==> flow/design.v <==
`timescale 1ns / 1ps
module axi_tlp_decoder 
#(
parameter AXIDATAWIDTH = 8
)
(
input clk,
input reset,
input tvalid,
input [8*AXIDATAWIDTH-1:0] tdata,
output reg tready,
input [AXIDATAWIDTH-1:0] tstrb,
input [21:0] tuser,
input tlast,
output reg [7:0]  a4lm_addr,
output reg [31:0] a4lm_wr_data,
output reg a4lm_wr_cmd,
output reg a4lm_rd_cmd,
output reg [7:0] cfg_addr,
output reg [31:0] cfg_wr_data,
output reg cfg_rd_cmd,
output reg cfg_wr_cmd,
output reg fifo0_wr_cmd,
output reg [16*AXIDATAWIDTH+4-1:0] fifo0_wr_data,
input fifo0_empty_flag,
input fifo0_full_flag,
input fifo0_prog_full_flag,
output reg req_compl,
output reg [2:0] compl_code,
input tlp_enc_ready,
output reg [2:0]   tenc_tc,                         
output reg [1:0]   tenc_attr,                       
output reg [9:0]   tenc_len,                        
output reg [15:0]  tenc_rid,                        
output reg [7:0]   tenc_tag,                        
output reg [7:0]   tenc_be,                         
output reg [12:0]  tenc_addr,                       
input lnk_up,
input cfg_to_turnoff,
output reg cfg_to_turnoff_ok
);
localparam [3:0] idle = 4'b0000,
						discharge_tlp = 4'b1111,
						cfg_rd = 4'b0001,
						cfg_wr = 4'b0010,
						a4lm_rd = 4'b0011,
						a4lm_wr = 4'b0100,
						a4sm_wr0 = 4'b0101,
						a4sm_wr1 = 4'b1001,
						wait_state = 4'b1000,
						receiving = 4'b1100;
reg [3:0] state_reg;
reg  tlp_digest;
reg [16*AXIDATAWIDTH+4-1:0] buffer0;
localparam [2:0] reg_rd_compl = 3'b001,
						cfg_rd_compl = 3'b010,
						cfg_wr_compl = 3'b011,
						adc_mem_compl = 3'b100;
localparam ADC_MEM_RD32 = 9'b00_00000_01;
localparam ADC_MEM_WR32 = 9'b10_00000_01;	
localparam REG_RD32 = 9'b00_00000_10;
localparam REG_WR32 = 9'b10_00000_10;
localparam CFG_RD   = 9'b00_00100_00; 
localparam CFG_WR   = 9'b10_00100_00;
always@(posedge clk)
begin
if(reset)
	begin
		state_reg <= idle;
		tready <= 1'b0;
		a4lm_addr <= 0;
		a4lm_wr_data <= 0;
		a4lm_wr_cmd <= 1'b0;
		a4lm_rd_cmd <= 1'b0;
		cfg_addr <= 0;
		cfg_wr_data <= 0;
		cfg_rd_cmd <= 1'b0;
		cfg_wr_cmd <= 1'b0;
		fifo0_wr_cmd = 1'b0;
		fifo0_wr_data = 0;
		req_compl <= 1'b0;
		compl_code <= 0;
		tenc_tc <= 0;
		tenc_attr <= 0;
		tenc_len <= 0;
		tenc_rid <= 0;
		tenc_tag <= 0;
		tenc_be <= 0;
		tenc_addr <= 0;
		cfg_to_turnoff_ok <= 1'b0;
	end
else
	begin
		case(state_reg)
			idle:
				begin
					cfg_to_turnoff_ok <= 1'b0;
					buffer0 = 0;
					tenc_tc <= 0;
					tenc_attr <= 0;
					tenc_len <= 0;
					tenc_rid <= 0;
					tenc_tag <= 0;
					tenc_be <= 0;
					tenc_addr <= 0;
					a4lm_wr_data <= 0;
					a4lm_addr <= 0;
					a4lm_wr_cmd <= 0;
					a4lm_rd_cmd <= 0;
					cfg_addr <= 0;
					cfg_wr_data <= 0;
					cfg_rd_cmd <= 0;
					cfg_wr_cmd <= 0;
					fifo0_wr_cmd = 0;
					fifo0_wr_data = 0;
					req_compl <= 0;
					compl_code <= 0;
					tready <= 1'b0;
					if(cfg_to_turnoff)
						begin
							cfg_to_turnoff_ok <= 1'b1;
						end
					if(lnk_up & tlp_enc_ready & tvalid & ~tlast & (~(fifo0_empty_flag & fifo0_full_flag)) & (~fifo0_prog_full_flag) &(~cfg_to_turnoff))
						begin
							state_reg <= receiving;
							tready <= 1'b1;
						end 
				end
			receiving:
				begin
					if(tdata[14] == 0)
							begin
								tlp_digest <= tdata[15];
								case ({tdata[30:24],{tuser[6],tuser[4] | tuser[2]}})
										REG_RD32:
											begin
												state_reg <= a4lm_rd;
												tenc_tc     <= tdata[22:20]; 
												tenc_attr   <= tdata[13:12];
												tenc_len    <= tdata[9:0];
												tenc_rid    <= tdata[63:48];
												tenc_tag    <= tdata[47:40];
												tenc_be     <= tdata[39:32];
												req_compl <= 1'b1;
												compl_code <= reg_rd_compl;
											end
										REG_WR32:
											begin
												state_reg <= a4lm_wr;
											end
										ADC_MEM_RD32:
											begin
												tenc_tc     <= tdata[22:20]; 
												tenc_attr   <= tdata[13:12];
												tenc_len    <= tdata[9:0];
												tenc_rid    <= tdata[63:48];
												tenc_tag    <= tdata[47:40];
												tenc_be     <= tdata[39:32];
												req_compl <= 1'b1;
												compl_code <= adc_mem_compl;
												state_reg <= idle;
											end
										ADC_MEM_WR32:
											begin
												buffer0[9:0] = tdata[9:0];
												buffer0[15:10] = tuser[7:2];
												state_reg <= a4sm_wr0;
											end
										CFG_RD:
											begin
												tenc_tc     <= tdata[22:20]; 
												tenc_attr   <= tdata[13:12];
												tenc_len    <= tdata[9:0];
												tenc_rid    <= tdata[63:48];
												tenc_tag    <= tdata[47:40];
												tenc_be     <= tdata[39:32];
												req_compl <= 1'b1;
												state_reg <= cfg_rd;
												compl_code <= cfg_rd_compl;
											end
										CFG_WR:
											begin
												req_compl <= 1'b1;
												tenc_tc     <= tdata[22:20]; 
												tenc_attr   <= tdata[13:12];
												tenc_len    <= tdata[9:0];
												tenc_rid    <= tdata[63:48];
												tenc_tag    <= tdata[47:40];
												tenc_be     <= tdata[39:32];
												compl_code <= cfg_wr_compl;
												state_reg <= cfg_wr;
											end
										default:
											begin
												state_reg <= discharge_tlp;
											end
								endcase
							end
						else
							begin
								state_reg <= discharge_tlp;
							end
				end
			a4lm_rd:
				begin
					req_compl <= 1'b0;
					a4lm_addr <= tdata[9:2];
					tenc_addr <= tdata[14:2];
					a4lm_rd_cmd <= 1'b1;
					state_reg <= idle;
				end
			a4lm_wr:
				begin
					a4lm_addr <= tdata[9:2];
					a4lm_wr_data <= tdata[63:32];
					a4lm_wr_cmd <= 1'b1;
					if(tlp_digest)
						begin
							state_reg <= discharge_tlp;
						end
					else
						begin
							state_reg <= idle;
							tready <= 1'b0;
						end
				end
			a4sm_wr0:
				begin
					buffer0[45:16] = tdata[31:2];
					fifo0_wr_data = buffer0;
					fifo0_wr_cmd = 1'b1;
					buffer0[31:0] = tdata[63:32];
					buffer0[128] = 1;
					state_reg <= a4sm_wr1;
				end
			a4sm_wr1:
				begin
					fifo0_wr_cmd = 1'b0;
					if(tlast)
						begin
							if(buffer0[129])
								begin
									buffer0[127:96] = tdata[31:0];
									buffer0[131] = 1'b1;
									fifo0_wr_cmd = 1'b1;
									fifo0_wr_data = buffer0;
									tready <= 1'b0;
									state_reg <= idle;
								end
							else
								begin
									buffer0[63:32] = tdata[31:0];
									buffer0[129] = 1'b1;
									buffer0[131:130] = 2'b00;
									fifo0_wr_cmd = 1'b1;
									fifo0_wr_data = buffer0;
									tready <= 1'b0;
									state_reg <= idle;
								end
						end
					else
						begin
							if(buffer0[129])
								begin
									buffer0[127:96] = tdata[31:0];
									buffer0[131] = 1'b1;
									fifo0_wr_cmd = 1'b1;
									fifo0_wr_data = buffer0;
									buffer0[31:0] = tdata[63:32];
									buffer0[131:128] = 4'b0001;
								end
							else
								begin
									buffer0[95:32] = tdata[63:0];
									buffer0[130:129] =  2'b11;
								end
						end
				end
			cfg_rd:
				begin
					tenc_addr <= tdata[14:2];
					req_compl <= 1'b0;
					cfg_addr <= tdata[9:2];
					cfg_rd_cmd <= 1'b1;
					if(tlast)
						begin
							state_reg <= idle;
						end
					else
						begin
							state_reg <= discharge_tlp;
						end
				end
			cfg_wr:
				begin
					tenc_addr <= tdata[14:2];
					req_compl <= 1'b0;
					cfg_wr_cmd <= 1'b1;
					cfg_addr <= tdata[9:2];
					cfg_wr_data <= tdata[63:32];
					if(tlast)
						begin
							state_reg <= idle;
						end
					else
						begin
							state_reg <= discharge_tlp;
						end
				end
			discharge_tlp:
				begin
					a4lm_wr_cmd <= 1'b0;
					if(tlast)
						begin
							state_reg <= idle;
							tready <= 1'b0;
						end
				end
		endcase
	end
end
endmodule
`timescale 1ns / 1ps
module axi_tlp_encoder 
#(
parameter AXIWIDTH = 8    
)
(
input clk,
input reset,
input [7:0] cfg_bus_number,
input [4:0] cfg_device_number,
input [2:0] cfg_function_number,
input [31:0]cfg_rd_data,
input cfg_valid,
input               req_compl,
input [2:0] 			compl_code,
output reg          tlp_encoder_ready,
input [2:0]         tenc_tc,
input [1:0]         tenc_attr,
input [9:0]         tenc_len,
input [15:0]        tenc_rid,
input [7:0]         tenc_tag,
input [7:0]         tenc_be,
input [12:0]        tenc_addr,
input 						a4lm_valid,
input [31:0]				a4lm_data,
input [1:0] 				a4lm_err_code,
input 				fifo1_full_flag,
input 				fifo1_empty_flag,
output reg       	fifo1_rd_cmd,
input	[131:0]		fifo1_rd_data,
output reg 								tx_tvalid,
output reg [8*AXIWIDTH-1:0] tx_tdata,
input 									tx_tready,
output reg [AXIWIDTH-1:0] tx_tstrb,
output reg								 tx_tlast
);
localparam [2:0] idle = 3'b000,
						cfg_rd_state = 3'b001,
						cfg_wr_state = 3'b010,
						reg_rd_state = 3'b100,
						adc_mem_state0 = 3'b101,
						adc_mem_state1 = 3'b110,
						adc_mem_state2 = 3'b011,
						waiting = 3'b111;
localparam PIO_64_CPLD_FMT_TYPE = 7'b10_01010;
localparam PIO_64_CPL_FMT_TYPE  = 7'b00_01010;
localparam [2:0] reg_rd_compl = 3'b001,
						cfg_rd_compl = 3'b010,
						cfg_wr_compl = 3'b011,
						adc_mem_compl = 3'b100;
reg [2:0] state_reg;
reg err_reg;
reg [131:0] 	buffer;
reg [31:0]     buffer0;
reg [9:0]	 counter;
reg [15:0] 	requester_id;
reg [7:0]	tag_reg;
reg [11:0] 	byte_count_reg;
reg [1:0] compl_reg;
reg [6:0] lower_addr;
reg flag0;
reg flag1;
reg flag2;
reg flag3;
always @(*)
begin
	byte_count_reg = 12'd0;
	casex (tenc_be[7:0])
		8'b00001xx1: byte_count_reg = 4;
		8'b000001x1: byte_count_reg = 3;
		8'b00001x10: byte_count_reg = 3;
		8'b00000011: byte_count_reg = 2;
		8'b00000110: byte_count_reg = 2;
		8'b00001100: byte_count_reg = 2;
		8'b00000001: byte_count_reg = 1;
		8'b00000010: byte_count_reg = 1;
		8'b00000100: byte_count_reg = 1;
		8'b00001000: byte_count_reg = 1;
		8'b00000000: byte_count_reg = 1;
		8'b1xxxxxx1: byte_count_reg = (tenc_len << 2);
		8'b01xxxxx1: byte_count_reg = (tenc_len << 2)-1;
		8'b001xxxx1: byte_count_reg = (tenc_len << 2)-2;
		8'b0001xxx1: byte_count_reg = (tenc_len << 2)-3;
		8'b1xxxxx10: byte_count_reg = (tenc_len << 2)-1;
		8'b01xxxx10: byte_count_reg = (tenc_len << 2)-2;
		8'b001xxx10: byte_count_reg = (tenc_len << 2)-3;
		8'b0001xx10: byte_count_reg = (tenc_len << 2)-4;
		8'b1xxxx100: byte_count_reg = (tenc_len << 2)-2;
		8'b01xxx100: byte_count_reg = (tenc_len << 2)-3;
		8'b001xx100: byte_count_reg = (tenc_len << 2)-4;
		8'b0001x100: byte_count_reg = (tenc_len << 2)-5;
		8'b0001x100: byte_count_reg = (tenc_len << 2)-5;
		8'b1xxx1000: byte_count_reg = (tenc_len << 2)-3;
		8'b01xx1000: byte_count_reg = (tenc_len << 2)-4;
		8'b001x1000: byte_count_reg = (tenc_len << 2)-5;
		8'b00011000: byte_count_reg = (tenc_len << 2)-6;
	endcase
end
always@(posedge clk)
begin
if(reset)
	begin
		state_reg <= idle;
		tlp_encoder_ready <= 1'b0;
		fifo1_rd_cmd = 1'b0;
		tx_tvalid <= 1'b0;
		tx_tdata <= 0;
		tx_tstrb <= 0;
		tx_tlast <= 1'b0;
	end
else
	begin
		case(state_reg)
			idle:
				begin
					flag2 <= 0;
					buffer0 <= 0;
					flag3 <= 0;
					flag0 <= 0;
					flag1 <= 0;
					requester_id <= 0;
					tag_reg <= 0;
					compl_reg <= 0;
					counter = 0;
					err_reg <= 0;
					tlp_encoder_ready <= 1'b1;
					fifo1_rd_cmd = 0;
					tx_tvalid <= 0;
					tx_tdata <= 0;
					tx_tstrb <= 0;
					tx_tlast <= 0;
					err_reg <= 0;
					buffer <= 0;
					if(req_compl&~(fifo1_empty_flag  & fifo1_full_flag))
						begin
							tlp_encoder_ready <= 1'b0;
							case(compl_code)
									reg_rd_compl:
										begin
											tx_tdata[30:24] <= PIO_64_CPLD_FMT_TYPE;
											state_reg <= waiting;
											compl_reg <= 2'd1;
											tx_tdata[9:0] <= 10'b1;  
											tx_tdata[43:32] <= byte_count_reg;
											flag0 <= 1;
										end
									cfg_rd_compl:
										begin
											tx_tdata[30:24] <= PIO_64_CPLD_FMT_TYPE;
											state_reg <= waiting;
											compl_reg <= 2'd2;
											tx_tdata[9:0] <= 10'b1;  
											tx_tdata[43:32] <= 4;
											tx_tdata[47:45] <= 000;
											flag0 <= 1;
										end
									cfg_wr_compl:
										begin
											tx_tvalid <= 1'b1;
											tx_tdata[30:24] <= PIO_64_CPL_FMT_TYPE;
											state_reg <= cfg_wr_state;
											tx_tdata[9:0] <= 10'b1;  
											tx_tdata[47:45] <= 000;
											tx_tdata[43:32] <= 4;
										end
									adc_mem_compl:
										begin
											flag0 <= 1;
											compl_reg <= 2'd3;
											tx_tdata[30:24] <= PIO_64_CPLD_FMT_TYPE;
											state_reg <= waiting;
											tx_tdata[9:0] <= tenc_len; 
											counter = tenc_len;
											tx_tdata[43:32] <= byte_count_reg;
										end
							endcase
							requester_id <= tenc_rid;
							tag_reg <= tenc_tag;
							tx_tdata[63:48] <= {	cfg_bus_number,
														cfg_device_number,
														cfg_function_number  
														};
							tx_tdata[44] <= 1'b0; 
							tx_tdata[31] <= 0;
							tx_tdata[23] <= 1'b0;
							tx_tdata[22:20] <= tenc_tc;
							tx_tdata[19:14] <= 6'b0;
							tx_tdata[13:12] <= tenc_attr;
							tx_tdata[11:10] <= 2'b0;
							tx_tstrb   <= 8'hFF;
							flag1 <= 0;
						end
				end
			waiting:
				begin
					if(flag1 == 0)
						begin
							casex ({flag0, tenc_be[3:0]})
								5'b0_xxxx : lower_addr <= 7'h0;
								5'bx_0000 : lower_addr <= {tenc_addr[4:0], 2'b00};
								5'bx_xxx1 : lower_addr <= {tenc_addr[4:0], 2'b00};
								5'bx_xx10 : lower_addr <= {tenc_addr[4:0], 2'b01};
								5'bx_x100 : lower_addr <= {tenc_addr[4:0], 2'b10};
								5'bx_1000 : lower_addr <= {tenc_addr[4:0], 2'b11};
							endcase
							flag1 <= 1;
						end
					case(compl_reg)
						2'd1:  
							begin
								if(a4lm_valid)
									begin
										case(a4lm_err_code)
											2'b10:
												begin
													tx_tdata[30:24] <= PIO_64_CPL_FMT_TYPE;
													tx_tdata[47:45] <= 3'b100; 
													err_reg <= 1'b1;
												end
											2'b01:
												begin
													tx_tdata[30:24] <= PIO_64_CPL_FMT_TYPE;
													tx_tdata[47:45] <= 3'b001; 
													err_reg <= 1'b1;
												end
											2'b00:
												begin
													tx_tdata[47:45] <= 3'b000;
													buffer[31:0] <= a4lm_data;
												end
										endcase
										tx_tvalid <= 1;
										state_reg <= reg_rd_state;
									end
							end
						2'd2:  
							begin
								if(cfg_valid)
									begin
										buffer[31:0] <= cfg_rd_data;
										tx_tvalid <= 1'b1;
										state_reg <= cfg_rd_state;
									end
							end
						2'd3:  
							begin
								if(fifo1_empty_flag == 0)
									begin
										tx_tdata[47:45] <= 3'b000;
										state_reg <= adc_mem_state0;
										fifo1_rd_cmd <= 1'b1;
									end
							end
					endcase
				end
			reg_rd_state:
				begin
					if(tx_tready)
						begin
							if(err_reg)
								begin
									tx_tdata[63:32] <= 32'h0;
									tx_tstrb   <= 8'h0F;
								end
							else
								begin
									tx_tstrb   <= 8'hFF;
									tx_tdata[63:32] <= buffer[31:0];
								end
							tx_tdata[31:16] <= requester_id;
							tx_tdata[15:8] <= tag_reg;
							tx_tdata[7] <= 1'b0;
							tx_tdata[6:0] <= lower_addr;
							tx_tlast <= 1'b1;
							state_reg <= idle;
						end
				end
			cfg_rd_state:
				begin
					if(tx_tready)
						begin
							tx_tstrb <= 8'hFF;
							tx_tlast <= 1'b1;
							state_reg <= idle;
							tx_tdata[63:32] <= buffer[31:0];
							tx_tdata[31:16] <= requester_id;
							tx_tdata[15:8] <= tag_reg;
							tx_tdata[7] <= 1'b0;
							tx_tdata[6:0] <= 7'b0;
						end
				end
			cfg_wr_state:
				begin
					if(tx_tready)
						begin
							tx_tstrb <= 8'h0F;
							tx_tlast <= 1'b1;
							state_reg <= idle;
							tx_tdata[31:16] <= tenc_rid;
							tx_tdata[15:8] <= tenc_tag;
							tx_tdata[7] <= 1'b0;
							tx_tdata[6:0] <= 7'b0;
						end
				end
			adc_mem_state0:
				begin
					buffer <= fifo1_rd_data;
					state_reg <= adc_mem_state1;
					fifo1_rd_cmd <= 1'b0;
					tx_tvalid <= 1'b1;
				end
			adc_mem_state1:
				begin
					if(tx_tready)
						begin
							tx_tdata[31:16] <= requester_id;
							tx_tdata[15:8] <= tag_reg;
							tx_tdata[7] <= 1'b0;
							tx_tdata[6:0] <= lower_addr;
							tx_tdata[63:32] <= buffer[31:0];
							state_reg <= adc_mem_state2;
							counter = counter - 1'b1;
						end
				end
			adc_mem_state2:
				begin
					case(counter)
					10'd1:
						begin
							state_reg <= idle;
							tx_tlast <= 1'b1;
							tx_tdata[63:32] <= 0;
							if(~buffer[130])
								begin
									tx_tdata[31:0] <= buffer[63:32];
								end
							else
								begin
									tx_tdata[31:0] <= buffer0;
								end
							tx_tstrb <= 8'h0F;
						end
					10'd3:
						begin
							fifo1_rd_cmd <= 1'b0;
							counter = counter - 2;
							buffer0 <= buffer[127:96];
							tx_tdata <= buffer[95:32];
							tx_tstrb <= 8'hFF;
						end
					default:
						begin
							if(counter[1])
								begin
									fifo1_rd_cmd <= 1'b1;
									buffer0 <= buffer[127:96];
									tx_tdata <= buffer[95:32];
									counter = counter - 2;
								end
							else
								begin
									fifo1_rd_cmd <= 1'b0;
									tx_tdata[31:0] <= buffer0;
									tx_tdata[63:32] <= fifo1_rd_data[31:0];
									buffer = fifo1_rd_data;
									counter = counter - 2;
								end
						end
					endcase
				end
		endcase
	end
end
endmodule
`timescale 1ns / 1ps
module axi4_lite_master
				#(
					parameter ADDR_WIDTH = 8,
					parameter DATA_WIDTH = 32,
					parameter STRB_WIDTH = DATA_WIDTH/8
				)
				(
					input 								reset,
					input 								clk,
					output reg 							awvalid,
					input 								awready,
					output reg	[1:0]					awprot,
					output reg	[ADDR_WIDTH-1:0]	awaddr,
					output reg 							wrvalid,
					input 								wrready,
					output reg  [STRB_WIDTH-1:0]	wrstrb,
					output reg 	[DATA_WIDTH-1:0]	wrdata,
					output reg 							bready,
					input 								bvalid,
					input [1:0]							bresp,
					output reg 							arvalid,
					input 								arready,
					output reg [ADDR_WIDTH-1:0]	araddr,
					output reg [1:0]					arprot,
					input  [DATA_WIDTH-1:0]			rddata,
					output reg 							rdready,
					input 								rdvalid,
					input  [2:0]						rdresp,
					input 								userrdcmd, 
					input 								userwrcmd,
					input  [ADDR_WIDTH-1:0] 		userrdwraddr,
					input  [DATA_WIDTH-1:0] 		userwrdata,
					output reg	[DATA_WIDTH-1:0] 	userrddata,
					output reg 							data_valid,
					output reg [1:0] 					error
				);
localparam  idle   = 4'b0000,
				read1  = 4'b0001,
				read2  = 4'b0010,
				read3  = 4'b0011,
				write1 = 4'b0100, 
				write2 = 4'b0101,
				write3 = 4'b0110,
				okay = 2'b00,  
				exokay = 2'b01, 
				slverr = 2'b10, 
				decerr = 2'b11; 
reg [3:0] statereg;
always@(posedge clk)
begin
	if(reset)
		begin
			statereg <= idle;
			araddr <= 0;
			awaddr <= 0;
			userrddata <= 32'h0;
			bready <= 1'b0;
			awvalid <= 1'b0;
			awprot <= 2'b00;
			wrdata <= 0;
			wrstrb <= 0;
			wrvalid <= 1'b0;
			arvalid <= 1'b0;
			arprot <= 0;
			data_valid <= 1'b0;
			rdready <= 1'b0;
			error <= 0;
		end
	else
		begin
			case(statereg)
				idle:
					begin	
						araddr <= 0;
						awaddr <= 0;
						userrddata <=  32'h0;
						statereg <= idle;
						bready <= 1'b0;
						awvalid <= 1'b0;
						awprot <= 2'b00;
						wrdata <= 0;
						wrstrb <= 0;
						wrvalid <= 1'b0;
						bready <= 1'b0;
						arvalid <= 1'b0;
						arprot <= 0;
						data_valid <= 1'b0;
						rdready <= 1'b0;
						error <= 0;
						if(userrdcmd)
							begin
								araddr <= userrdwraddr;
								statereg <= read1;
								arvalid <= 1'b1;
							end
						else	
							begin
								if(userwrcmd)
									begin
										wrdata <= userwrdata;
										wrstrb <= 4'b1111;
										awvalid <= 1'b1;
										awaddr <= userrdwraddr;
										statereg <= write1;
									end
							end
					end
				read1:
					begin
						if(arready)
							begin
								arvalid <= 1'b0;
								araddr <= 1'b0;
								statereg <= read2;
							end
					end
				read2:
					begin
						if(rdvalid)
							begin
								rdready <= 1'b1;
								case (rdresp)
									okay:
										begin
											userrddata <= rddata;
											data_valid <= 1'b1;
										end
									exokay:
										begin
											userrddata <= rddata;
											data_valid <= 1'b1;
										end
									slverr:
										begin
											data_valid <= 1'b1;
											error <= 2'b10;
										end
									decerr:
										begin
											data_valid <= 1'b1;
											error <= 2'b11;
										end
								endcase 
								statereg <= idle;
							end
					end
				write1:
					begin
						if(awready)
							begin
								awvalid <= 1'b0;
								statereg <= write2;
								wrvalid <= 1'b1;
							end
					end
				write2:
					begin
						if(wrready)
							begin
								wrvalid <= 1'b0;
								statereg <= write3;
							end
					end
				write3:
					begin
						if(bvalid)
							begin
								case(bresp)
									okay:
										begin
											error <= 2'b00;
											data_valid <= 1'b1;
										end
									exokay:
										begin
											error <= 2'b00;
											data_valid <= 1'b1;
										end
									slverr:
										begin
											data_valid <= 1'b1;
											error <= 2'b10;
										end
									decerr:
										begin
											data_valid <= 1'b1;
											error <= 2'b11;
										end
								endcase
								statereg <= idle;
								bready <= 1'b1;
							end
					end
			endcase
		end
end
endmodule
`timescale 1ns / 1ps
module axi4_lite_slave
				#(
					parameter ADDR_WIDTH = 8,
					parameter ADDR_WIDTH_SLAVE = 5,
					parameter DATA_WIDTH = 32,
					parameter STRB_WIDTH = DATA_WIDTH/8,
					parameter AXI_SLAVE_ADDR = 3'b000
				)
				(
					input 									reset,
					input 									clk,
					input 									awvalid,
					output reg 								awready,
					input 		[1:0]						awprot,
					input 		[ADDR_WIDTH-1:0]		awaddr,
					input 									wrvalid,
					output reg 								wrready,
					input 		[STRB_WIDTH-1:0]		wrstrb,
					input  		[DATA_WIDTH-1:0]		wrdata,
					input 									bready,
					output reg 								bvalid,
					output reg [1:0]						bresp,
					input 									arvalid,
					output reg 								arready,
					input  		[ADDR_WIDTH-1:0]		araddr,
					input 		[1:0]						arprot,
					output reg [DATA_WIDTH-1:0]		rdata,
					input 									rready,
					output reg 								rvalid,
					output reg [2:0]						rresp,
					output reg 								rfwrcmd,
					output reg 								rfrdcmd,
					output reg [ADDR_WIDTH_SLAVE-1:0] rfrdaddr,
					output reg [ADDR_WIDTH_SLAVE-1:0] rfwraddr,
					output reg[(DATA_WIDTH)-1:0] 	rfwrdata,
					input 		[(DATA_WIDTH)-1:0] 	rfrddata,
					input 									rf_busy,
					output reg 								slave_need_rf,
					input										rf_data_valid
					);
localparam 		idle = 3'b000,
					write1 = 3'b001,
					write2 = 3'b010,
					read1 = 3'b100,
					read2 = 3'b101;
reg [2:0]statereg;
reg [DATA_WIDTH-1:0] datareg;
always@(posedge clk)
begin
	if(reset)
		begin
			statereg <= idle;
			bvalid <= 0;
			wrready <= 1'b0;
			arready <= 1'b0;
			rdata <= 0;
			rfrdaddr <= 1'b0;
			rfwraddr <= 1'b0;
			rvalid <= 1'b0;
			rresp <= 2'b00;
			awready <= 1'b0;
			bresp <= 2'b00;
			rfwrcmd <= 1'b0;
			rfrdcmd <= 0;
			rfwrdata <= 0;
			slave_need_rf <= 1'b0;
		end
	else
		begin
			case(statereg)
				idle:
					begin
						bvalid <= 0;
						wrready <= 1'b0;
						arready <= 1'b0;
						rdata <= 0;
						rfrdaddr <= 1'b0;
						rfwraddr <= 1'b0;
						rvalid <= 1'b0;
						rresp <= 2'b00;
						awready <= 1'b0;
						bresp <= 2'b00;
						rfwrcmd <= 1'b0;
						rfrdcmd <= 0;
						rfwrdata <= 0;
						statereg <= idle;  
						slave_need_rf <= 1'b0;
						if(awvalid)
							begin
								if(awaddr[7:5] == AXI_SLAVE_ADDR)
									begin
										statereg <= write1;
										rfwraddr <= awaddr[4:0];
										awready <= 1'b1;
										slave_need_rf <= 1'b1;
									end
							end 
						if(arvalid)
							begin
								if(araddr[7:5] == AXI_SLAVE_ADDR)
									begin
										statereg <= read1;
										rfrdaddr <= araddr[4:0];
										rfrdcmd <= 1'b1;
										arready <= 1'b1;
										slave_need_rf <= 1'b1;
									end
							end
					end
				read1:
					begin
						arready <= 1'b0;
						if(~rf_busy)
							begin
								rfrdcmd <= 1'b0;
								if(rf_data_valid)
									begin
										rdata <= rfrddata;
										rvalid <= 1'b1;
										rresp <= 2'b00;
										statereg <= read2;
										slave_need_rf <= 1'b0;
									end
							end
					end
				read2:
					begin
						if(rready)
							begin
								rvalid <= 1'b0;
								statereg <= idle;
							end
					end
				write1:
					begin
						awready <= 1'b0;
						if(wrvalid)
							begin
								wrready <= 1'b1;
								rfwrdata <= wrdata;
								statereg <= write2;
								if(~rf_busy)
									begin
										rfwrcmd <= 1'b1;
										bresp <= 2'b00;
										bvalid <= 1'b1;
									end
							end
					end
				write2:
					begin
						rfwrcmd <= 1'b0;
						wrready <= 1'b0;
						bvalid <= 1'b1;
						slave_need_rf <= 1'b0;
						if(bready)
							begin
								statereg <= idle;
								bvalid <= 1'b0;
							end
					end
		endcase
	end
end
endmodule
`timescale 1ns / 1ps
module register_file
					#(
						parameter   NMBROFDATABITS       =    32, 
										NMBROFADDRBITS   =    5  
					)
					(
						input 												reset,
						input													 clk,
						input 												rd_en,
						input 												wr_en,
						input	 		[NMBROFADDRBITS-1:0]				 wr_addr, 
						input 		[NMBROFADDRBITS-1:0]					 rd_addr,
						input 		[NMBROFDATABITS-1:0]			 	wr_data,
						output reg 	[NMBROFDATABITS-1:0]	 			rd_data,
						output reg 											rf_data_valid
					);	
reg [NMBROFDATABITS-1:0]   array_reg  [0:15]; 
reg statereg;
localparam idle = 1'b0,
				read = 1'b1;
always@(posedge clk)
begin
	if(reset)  
		begin
			statereg <= idle;
			rd_data <= 32'h0;
			rf_data_valid <= 1'b0;
			array_reg[0] <= 32'hFFFFFFFF;
			array_reg[1] <= 32'hFFFFFFFF;
			array_reg[2] <= 32'hFFFFFFFF;
			array_reg[3] <= 32'hFFFFFFFF;
			array_reg[4] <= 32'hFFFFFFFF; 
			array_reg[5] <= 32'hFFFFFFFF;
			array_reg[6] <= 32'hFFFFFFFF;
			array_reg[7] <= 32'hFFFFFFFF;
			array_reg[8] <= 32'hFFFFFFFF;
			array_reg[9] <= 32'hFFFFFFFF;
			array_reg[10] <= 32'hFFFFFFF;
			array_reg[11] <= 32'hFFFFFFF;
			array_reg[12] <= 32'hFFFFFFF;
			array_reg[13] <= 32'hFFFFFFF;
			array_reg[14] <= 32'hFFFFFFF;
			array_reg[15] <= 32'hFFFFFFF;
		end
	else
		begin
			case(statereg)
				idle:
					begin
						rd_data <= 32'h0;
						rf_data_valid <= 0;
						if(rd_en)
							begin
								rf_data_valid <= 1'b1;
								statereg <= read;
								if(rd_addr < 16)
									begin
										rd_data <= array_reg[rd_addr[3:0]];
									end
								else 
									begin
										rd_data <= 32'hFFFFFFFF;
									end
							end
						if(wr_en)
							begin
								if(wr_addr < 16)
									begin
										array_reg[wr_addr[3:0]] <= wr_data;
									end
							end
					end
				read:
					begin
						statereg <= idle;						
					end
			endcase
		end
end
endmodule
`timescale 1ns / 1ps
module pcie_pio_ctrl (
  input          clk,
  input          reset,
  input          tvalid,
  input  [63:0]  tdata,
  output         tready,
  input  [7:0]   tstrb,
  input  [21:0]  tuser,
  input          tlast,
  output [7:0]   cfg_addr,
  output [31:0]  cfg_wr_data,
  output         cfg_rd_cmd,
  output         cfg_wr_cmd,
  input  [31:0]  cfg_rd_data,
  input          cfg_valid,
  output         fifo0_wr_cmd,
  output [131:0] fifo0_wr_data,
  input          fifo0_empty_flag,
  input          fifo0_full_flag,
  input          fifo0_prog_full_flag,
  input          fifo1_full_flag,
  input          fifo1_empty_flag,
  output         fifo1_rd_cmd,
  input  [131:0] fifo1_rd_data,
  input  [7:0]   cfg_bus_number,
  input  [4:0]   cfg_device_number,
  input  [2:0]   cfg_function_number,
  input          lnk_up,
  input          cfg_to_turnoff,
  output         cfg_to_turnoff_ok,
  output         tx_tvalid,
  output [63:0]  tx_tdata,
  input          tx_tready,
  output [7:0]   tx_tstrb,
  output         tx_tlast
);
  wire [7:0]  a4lm_addr;
  wire [31:0] a4lm_wr_data;
  wire        a4lm_wr_cmd, a4lm_rd_cmd;
  wire        req_compl, tlp_enc_ready;
  wire [2:0]  compl_code;
  wire [2:0]  tenc_tc;
  wire [1:0]  tenc_attr;
  wire [9:0]  tenc_len;
  wire [15:0] tenc_rid;
  wire [7:0]  tenc_tag;
  wire [7:0]  tenc_be;
  wire [12:0] tenc_addr;
  wire [31:0] a4lm_data;
  wire        a4lm_valid;
  wire [1:0]  a4lm_err_code;
  wire        awvalid, awready, wrvalid, wrready, bready, bvalid;
  wire        arvalid, arready, rready, rvalid;
  wire [1:0]  awprot, arprot, bresp;
  wire [7:0]  awaddr, araddr;
  wire [3:0]  wrstrb;
  wire [31:0] wrdata, rdata;
  wire [2:0]  rresp;
  wire        rfwrcmd, rfrdcmd, rf_data_valid, slave_need_rf;
  wire [4:0]  rfrdaddr, rfwraddr;
  wire [31:0] rfwrdata, rfrddata;
  axi_tlp_decoder #(.AXIDATAWIDTH(8)) u_dec (
    .clk(clk), .reset(reset),
    .tvalid(tvalid), .tdata(tdata), .tready(tready), .tstrb(tstrb),
    .tuser(tuser), .tlast(tlast),
    .a4lm_addr(a4lm_addr), .a4lm_wr_data(a4lm_wr_data),
    .a4lm_wr_cmd(a4lm_wr_cmd), .a4lm_rd_cmd(a4lm_rd_cmd),
    .cfg_addr(cfg_addr), .cfg_wr_data(cfg_wr_data),
    .cfg_rd_cmd(cfg_rd_cmd), .cfg_wr_cmd(cfg_wr_cmd),
    .fifo0_wr_cmd(fifo0_wr_cmd), .fifo0_wr_data(fifo0_wr_data),
    .fifo0_empty_flag(fifo0_empty_flag), .fifo0_full_flag(fifo0_full_flag),
    .fifo0_prog_full_flag(fifo0_prog_full_flag),
    .req_compl(req_compl), .compl_code(compl_code), .tlp_enc_ready(tlp_enc_ready),
    .tenc_tc(tenc_tc), .tenc_attr(tenc_attr), .tenc_len(tenc_len),
    .tenc_rid(tenc_rid), .tenc_tag(tenc_tag), .tenc_be(tenc_be),
    .tenc_addr(tenc_addr),
    .lnk_up(lnk_up), .cfg_to_turnoff(cfg_to_turnoff),
    .cfg_to_turnoff_ok(cfg_to_turnoff_ok)
  );
  axi4_lite_master #(.ADDR_WIDTH(8), .DATA_WIDTH(32)) u_a4lm (
    .reset(reset), .clk(clk),
    .awvalid(awvalid), .awready(awready), .awprot(awprot), .awaddr(awaddr),
    .wrvalid(wrvalid), .wrready(wrready), .wrstrb(wrstrb), .wrdata(wrdata),
    .bready(bready), .bvalid(bvalid), .bresp(bresp),
    .arvalid(arvalid), .arready(arready), .araddr(araddr), .arprot(arprot),
    .rddata(rdata), .rdready(rready), .rdvalid(rvalid), .rdresp(rresp),
    .userrdcmd(a4lm_rd_cmd), .userwrcmd(a4lm_wr_cmd),
    .userrdwraddr(a4lm_addr), .userwrdata(a4lm_wr_data),
    .userrddata(a4lm_data), .data_valid(a4lm_valid), .error(a4lm_err_code)
  );
  axi4_lite_slave #(.ADDR_WIDTH(8), .ADDR_WIDTH_SLAVE(5), .DATA_WIDTH(32),
                    .AXI_SLAVE_ADDR(3'b000)) u_a4ls (
    .reset(reset), .clk(clk),
    .awvalid(awvalid), .awready(awready), .awprot(awprot), .awaddr(awaddr),
    .wrvalid(wrvalid), .wrready(wrready), .wrstrb(wrstrb), .wrdata(wrdata),
    .bready(bready), .bvalid(bvalid), .bresp(bresp),
    .arvalid(arvalid), .arready(arready), .araddr(araddr), .arprot(arprot),
    .rdata(rdata), .rready(rready), .rvalid(rvalid), .rresp(rresp),
    .rfwrcmd(rfwrcmd), .rfrdcmd(rfrdcmd), .rfrdaddr(rfrdaddr), .rfwraddr(rfwraddr),
    .rfwrdata(rfwrdata), .rfrddata(rfrddata), .rf_busy(1'b0),
    .slave_need_rf(slave_need_rf), .rf_data_valid(rf_data_valid)
  );
  register_file #(.NMBROFDATABITS(32), .NMBROFADDRBITS(5)) u_rf (
    .reset(reset), .clk(clk),
    .rd_en(rfrdcmd), .wr_en(rfwrcmd),
    .wr_addr(rfwraddr), .rd_addr(rfrdaddr),
    .wr_data(rfwrdata), .rd_data(rfrddata), .rf_data_valid(rf_data_valid)
  );
  axi_tlp_encoder #(.AXIWIDTH(8)) u_enc (
    .clk(clk), .reset(reset),
    .cfg_bus_number(cfg_bus_number), .cfg_device_number(cfg_device_number),
    .cfg_function_number(cfg_function_number),
    .cfg_rd_data(cfg_rd_data), .cfg_valid(cfg_valid),
    .req_compl(req_compl), .compl_code(compl_code), .tlp_encoder_ready(tlp_enc_ready),
    .tenc_tc(tenc_tc), .tenc_attr(tenc_attr), .tenc_len(tenc_len),
    .tenc_rid(tenc_rid), .tenc_tag(tenc_tag), .tenc_be(tenc_be),
    .tenc_addr(tenc_addr),
    .a4lm_valid(a4lm_valid), .a4lm_data(a4lm_data), .a4lm_err_code(a4lm_err_code),
    .fifo1_full_flag(fifo1_full_flag), .fifo1_empty_flag(fifo1_empty_flag),
    .fifo1_rd_cmd(fifo1_rd_cmd), .fifo1_rd_data(fifo1_rd_data),
    .tx_tvalid(tx_tvalid), .tx_tdata(tx_tdata), .tx_tready(tx_tready),
    .tx_tstrb(tx_tstrb), .tx_tlast(tx_tlast)
  );
endmodule
# Step by step through the tools: pcie_pio_ctrl

Tool output for the design above, in the order of the flow.
Line numbers count from 1 in the design file above.
The mark - stands for no value.

Design top: pcie_pio_ctrl
Clock: clk
Library: sky130hd
Library corner: tt_025C_1v80

# Elaborated design

Source: Yosys, flattened and elaborated, memories not mapped. Widths are those after wreduce. Print and check cells do not count.
Yosys's memory passes give these memory sizes; they may raise the number of words (mostly to a power of two), join words into wider ones and drop unused or constant bits.

Add/sub/neg operators: 8
Multipliers: 0
Divide/modulo/power cells: 0
Order comparisons: 2
Eq/ne operators: 131
Shifts and indexed selects: 0
Mux-type cells: 334
Bitwise operators: 22
Reduce/logical cells: 135

Operators with widths:

| operator                            | number |
| two-way mux 32 bit                  | 25 |
| parallel mux 32 bit (select 2 bit)  | 9 |
| parallel mux 132 bit (select 3 bit) | 1 |
| two-way mux 132 bit                 | 3 |
| parallel mux 99 bit (select 3 bit)  | 1 |
| two-way mux 131 bit                 | 2 |
| parallel mux 82 bit (select 2 bit)  | 1 |
| parallel mux 12 bit (select 11 bit) | 1 |
| parallel mux 32 bit (select 4 bit)  | 1 |
| parallel mux 16 bit (select 4 bit)  | 2 |
| two-way mux 16 bit                  | 8 |
| two-way mux 8 bit                   | 13 |
| parallel mux 8 bit (select 2 bit)   | 6 |
| two-way mux 3 bit                   | 31 |
| two-way mux 7 bit                   | 13 |
| two-way mux 4 bit                   | 21 |
| two-way mux 10 bit                  | 7 |
| two-way mux 1 bit                   | 67 |
| two-way mux 64 bit                  | 1 |
| parallel mux 16 bit (select 2 bit)  | 2 |
| two-way mux 12 bit                  | 5 |
| AND reduction 3 bit                 | 19 |
| parallel mux 7 bit (select 4 bit)   | 2 |
| parallel mux 7 bit (select 2 bit)   | 4 |
| two-way mux 2 bit                   | 25 |
| parallel mux 16 bit (select 3 bit)  | 1 |
| parallel mux 12 bit (select 4 bit)  | 1 |
| parallel mux 12 bit (select 2 bit)  | 2 |

Not listed: further kinds 95, cells in them 358.

Bits in registers: 913
Latch bits: 0
RAM bits: 512
ROM bits: 0
Memory cells: 1
Bits of input ports: 287
Output and inout bits: 252

Memories:

| name           | depth | bits a word | RTL line | RTL |
| u_rf.array_reg | 16    | 32          | 1078     | `reg [NMBROFDATABITS-1:0]   array_reg  [0:15];` |

# Logic depth

Depth = most cells in a row (Yosys ltp): at word level without a register or memory, in the mapped netlist without a sequential cell, where the memories' decode and read muxes count.

Depth in word-level cells: 8
ABC_AREA: 0
Depth in mapped cells: 11

# After synthesis

The flow's flattened synthesis, as Yosys stat reports it; memories are mapped. The netlist is that of the ABC_AREA named above (0 if unset); the other value can give another one.
The area totals of this step are shown rounded.

Cells by type:

| cell type                 | number | total area (sq um) |
| sky130_fd_sc_hd__edfxtp_1 | 850    | 2.55E+04 |
| sky130_fd_sc_hd__dfxtp_1  | 582    | 1.17E+04 |
| sky130_fd_sc_hd__mux4_2   | 160    | 3.6E+03 |
| sky130_fd_sc_hd__nor2_1   | 485    | 1.82E+03 |
| sky130_fd_sc_hd__a22oi_1  | 241    | 1.81E+03 |
| sky130_fd_sc_hd__or2_2    | 265    | 1657.84 |
| sky130_fd_sc_hd__and2_1   | 249    | 1.56E+03 |
| sky130_fd_sc_hd__clkbuf_1 | 411    | 1542.73 |
| sky130_fd_sc_hd__nand2_1  | 339    | 1272.47 |
| sky130_fd_sc_hd__a21oi_1  | 205    | 1.03E+03 |
| sky130_fd_sc_hd__a22o_1   | 108    | 945.907 |
| sky130_fd_sc_hd__or3_1    | 118    | 738.208 |
| sky130_fd_sc_hd__a221oi_1 | 84     | 735.706 |
| sky130_fd_sc_hd__nand2b_1 | 115    | 719.44 |
| sky130_fd_sc_hd__nand3_1  | 111    | 555.533 |
| sky130_fd_sc_hd__o21ai_0  | 110    | 550.528 |
| sky130_fd_sc_hd__nor3_1   | 107    | 535.514 |
| sky130_fd_sc_hd__mux2i_1  | 43     | 430.413 |

Other cell types: 66; their cells: 468.

Mapped cells: 5051
Cell area after synthesis: 60000 sq um
Flip-flop cells: 1432
Buffer cells: 465

By module: a second synthesis without flattening, with its own total; a netlist apart from the flattened one above.

Cells (unflattened synthesis): 5136
Area (unflattened synthesis): 61000 sq um

Rows give one instance, submodules left out.

By module:

| module                           | instances | cells | area (sq um) |
| register_file                    | 1         | 1595  | 24000 |
| axi_tlp_decoder (AXIDATAWIDTH=8) | 1         | 1481  | 16000 |
| axi_tlp_encoder (AXIWIDTH=8)     | 1         | 1302  | 14000 |
| axi4_lite_master                 | 1         | 390   | 3600 |
| axi4_lite_slave                  | 1         | 367   | 3300 |
| pcie_pio_ctrl                    | 1         | 1     | 3.8 |

# Path before layout

Path of least setup slack by OpenSTA after synthesis, without wires, with an ideal clock, recovery checks aside; 20% of the period is set as input and as output delay. Where synthesis merged equal registers, the netlist keeps one of their names.

Kind: input-to-reg
Start point: input port reset
End point: register u_enc.buffer[100]
Period: 10.0 ns
External input delay: 2.000 ns
Data arrival time: 11.843 ns
Required time: 9.209 ns
Setup slack: -2.634 ns
Path delay: 10.634 ns
Stages: 4
Path buffers: 3
Synthesis period reached: 12.634 ns

"path delay" = arrival - input delay + setup time.
"stages": output pins that drive a net of the path, with the launching flip-flop's if there is one; two outputs of one cell count as two.
"synthesis period reached" is the clock period less the worst setup slack; recovery checks do not enter. This is arithmetic on one report: input and output delays are still those of the set period (20% each).
The rows between start and end are the longest chain of elaborated cells between them; the timing report does not say that the signal goes this way. Where chains are equally long, one stands for them.
Each line given opens the expression or statement behind the cell; cells for indexed reads and writes are added by Yosys, which also makes memories of some case tables.
A register here has more assigning lines than the two given.

Cell sequence: sky130_fd_sc_hd__clkbuf_1 sky130_fd_sc_hd__clkbuf_1 sky130_fd_sc_hd__clkbuf_1 sky130_fd_sc_hd__nor4_1
Length of the longest elaborated chain: 2

Ends and longest elaborated chain, post-synthesis:

| what                | RTL line | RTL |
| start: declaration  | 1145     | `input          reset,` |
| NOT 1 bit           | -        |  |
| AND reduction 4 bit | -        |  |
| end: assignment     | 629      | `buffer <= fifo1_rd_data;` |
| end: assignment     | 687      | `buffer = fifo1_rd_data;` |
| end: declaration    | 375      | `reg [131:0] buffer;` |

# Path in the finished layout

From the final timing report of flow run A: the path of least setup slack in the routed layout; clock arrival at registers is part of the times.

Kind: reg-to-reg
Start point: register u_enc.state_reg
End point: register u_enc.tx_tdata[38]
Period: 5.05 ns
Data arrival time: 4.14 ns
Required time: 5.74 ns
Setup slack: 1.60 ns
Stages: 9
Path buffers: 2

Where an end lacks its bit number, it is one bit of the signal, or one of the new flip-flops if synthesis recoded a state register.
The rows between start and end are the longest chain of elaborated cells between them; the timing report does not say that the signal goes this way. Where chains are equally long, one stands for them.
A register here has more assigning lines than the two given.

Cell sequence: sky130_fd_sc_hd__dfxtp_1 sky130_fd_sc_hd__or3_1 sky130_fd_sc_hd__buf_4 sky130_fd_sc_hd__nor3_2 sky130_fd_sc_hd__buf_4 sky130_fd_sc_hd__o21ai_0 sky130_fd_sc_hd__a31oi_1 sky130_fd_sc_hd__o2111ai_1 sky130_fd_sc_hd__a311oi_1
Length of the longest elaborated chain: 4

Ends and longest elaborated chain, post-layout:

| what                         | RTL line | RTL |
| start: declaration           | 373      | `reg [2:0] state_reg;` |
| start: assignment            | 425      | `state_reg <= idle;` |
| start: assignment            | 463      | `state_reg <= waiting;` |
| equality test 3 x 1 -> 1 bit | 435      | `case(state_reg)` |
| OR reduction 2 bit           | -        |  |
| != test 2 x 1 -> 1 bit       | -        |  |
| AND reduction 3 bit          | -        |  |
| end: assignment              | 466      | `tx_tdata[43:32] <= byte_count_reg;` |
| end: assignment              | 496      | `tx_tdata[43:32] <= byte_count_reg;` |
| end: declaration             | 354      | `output reg [8*AXIWIDTH-1:0] tx_tdata,` |

Flow measurements of pcie_pio_ctrl on sky130hd: 5 stored runs with different settings, listed in no order. Input and output delays are each 20% of the period that was set; the output load is 0.01 pF.
"total power after layout" rests on the timing tool's default activity at the inputs, not on a simulated workload.
Measured values are rounded.
A setting shown as . is not set for that run.

| name                                    | flow run A | flow run B | flow run C | flow run D | flow run E |
| CORE_UTILIZATION                        | 46         | 40         | 36         | 40         | 40         |
| period_ns                               | 5.05       | 4.38       | 5.67       | 3.3        | 3.04       |
| CAP_MARGIN                              | 20         | 20         | 30         | 20         | 20         |
| CORE_MARGIN                             | 2          | 2          | 9          | 2          | 6          |
| SLEW_MARGIN                             | 20         | 20         | 20         | 10         | 10         |
| CTS_CLUSTER_SIZE                        | .          | 35         | .          | 35         | 11         |
| GPL_TIMING_DRIVEN                       | .          | 0          | 1          | 0          | 0          |
| PLACE_DENSITY_LB_ADDON                  | .          | 0.07       | 0.02       | .          | .          |
| TNS_END_PERCENT                         | .          | 45         | 90         | 45         | 35         |
| ABC_AREA                                | .          | .          | 0          | .          | 1          |
| CELL_PAD_IN_SITES_DETAIL_PLACEMENT      | .          | .          | 2          | 2          | 1          |
| CORE_ASPECT_RATIO                       | .          | .          | 1.67       | .          | 0.68       |
| HOLD_SLACK_MARGIN                       | .          | .          | -0.08      | .          | 0.26       |
| CELL_PAD_IN_SITES_GLOBAL_PLACEMENT      | .          | .          | .          | 1          | 1          |
| MIN_ROUTING_LAYER                       | .          | .          | .          | met2       | met1       |
| sum of negative setup slack (ns)        | 0.000      | 0.000      | 0.000      | -12        | -0.057     |
| die footprint (sq um)                   | 130000     | 150000     | 180000     | 150000     | 170000     |
| final design utilization                | 0.56       | 0.49       | 0.44       | 0.5        | 0.49       |
| lowest hold slack (ns)                  | 0.46       | 0.46       | 0.45       | 0.27       | 0.44       |
| total power after layout (mW)           | 25         | 29         | 22         | 40         | 41         |
| synthesized cell area (sq um)           | 60000      | 60000      | 60000      | 60000      | 62000      |
| standard-cell area after layout (sq um) | 72000      | 74000      | 73000      | 75000      | 76000      |
| setup slack of the critical path (ns)   | 1.6        | 0.45       | 2.0        | -0.22      | -0.042     |
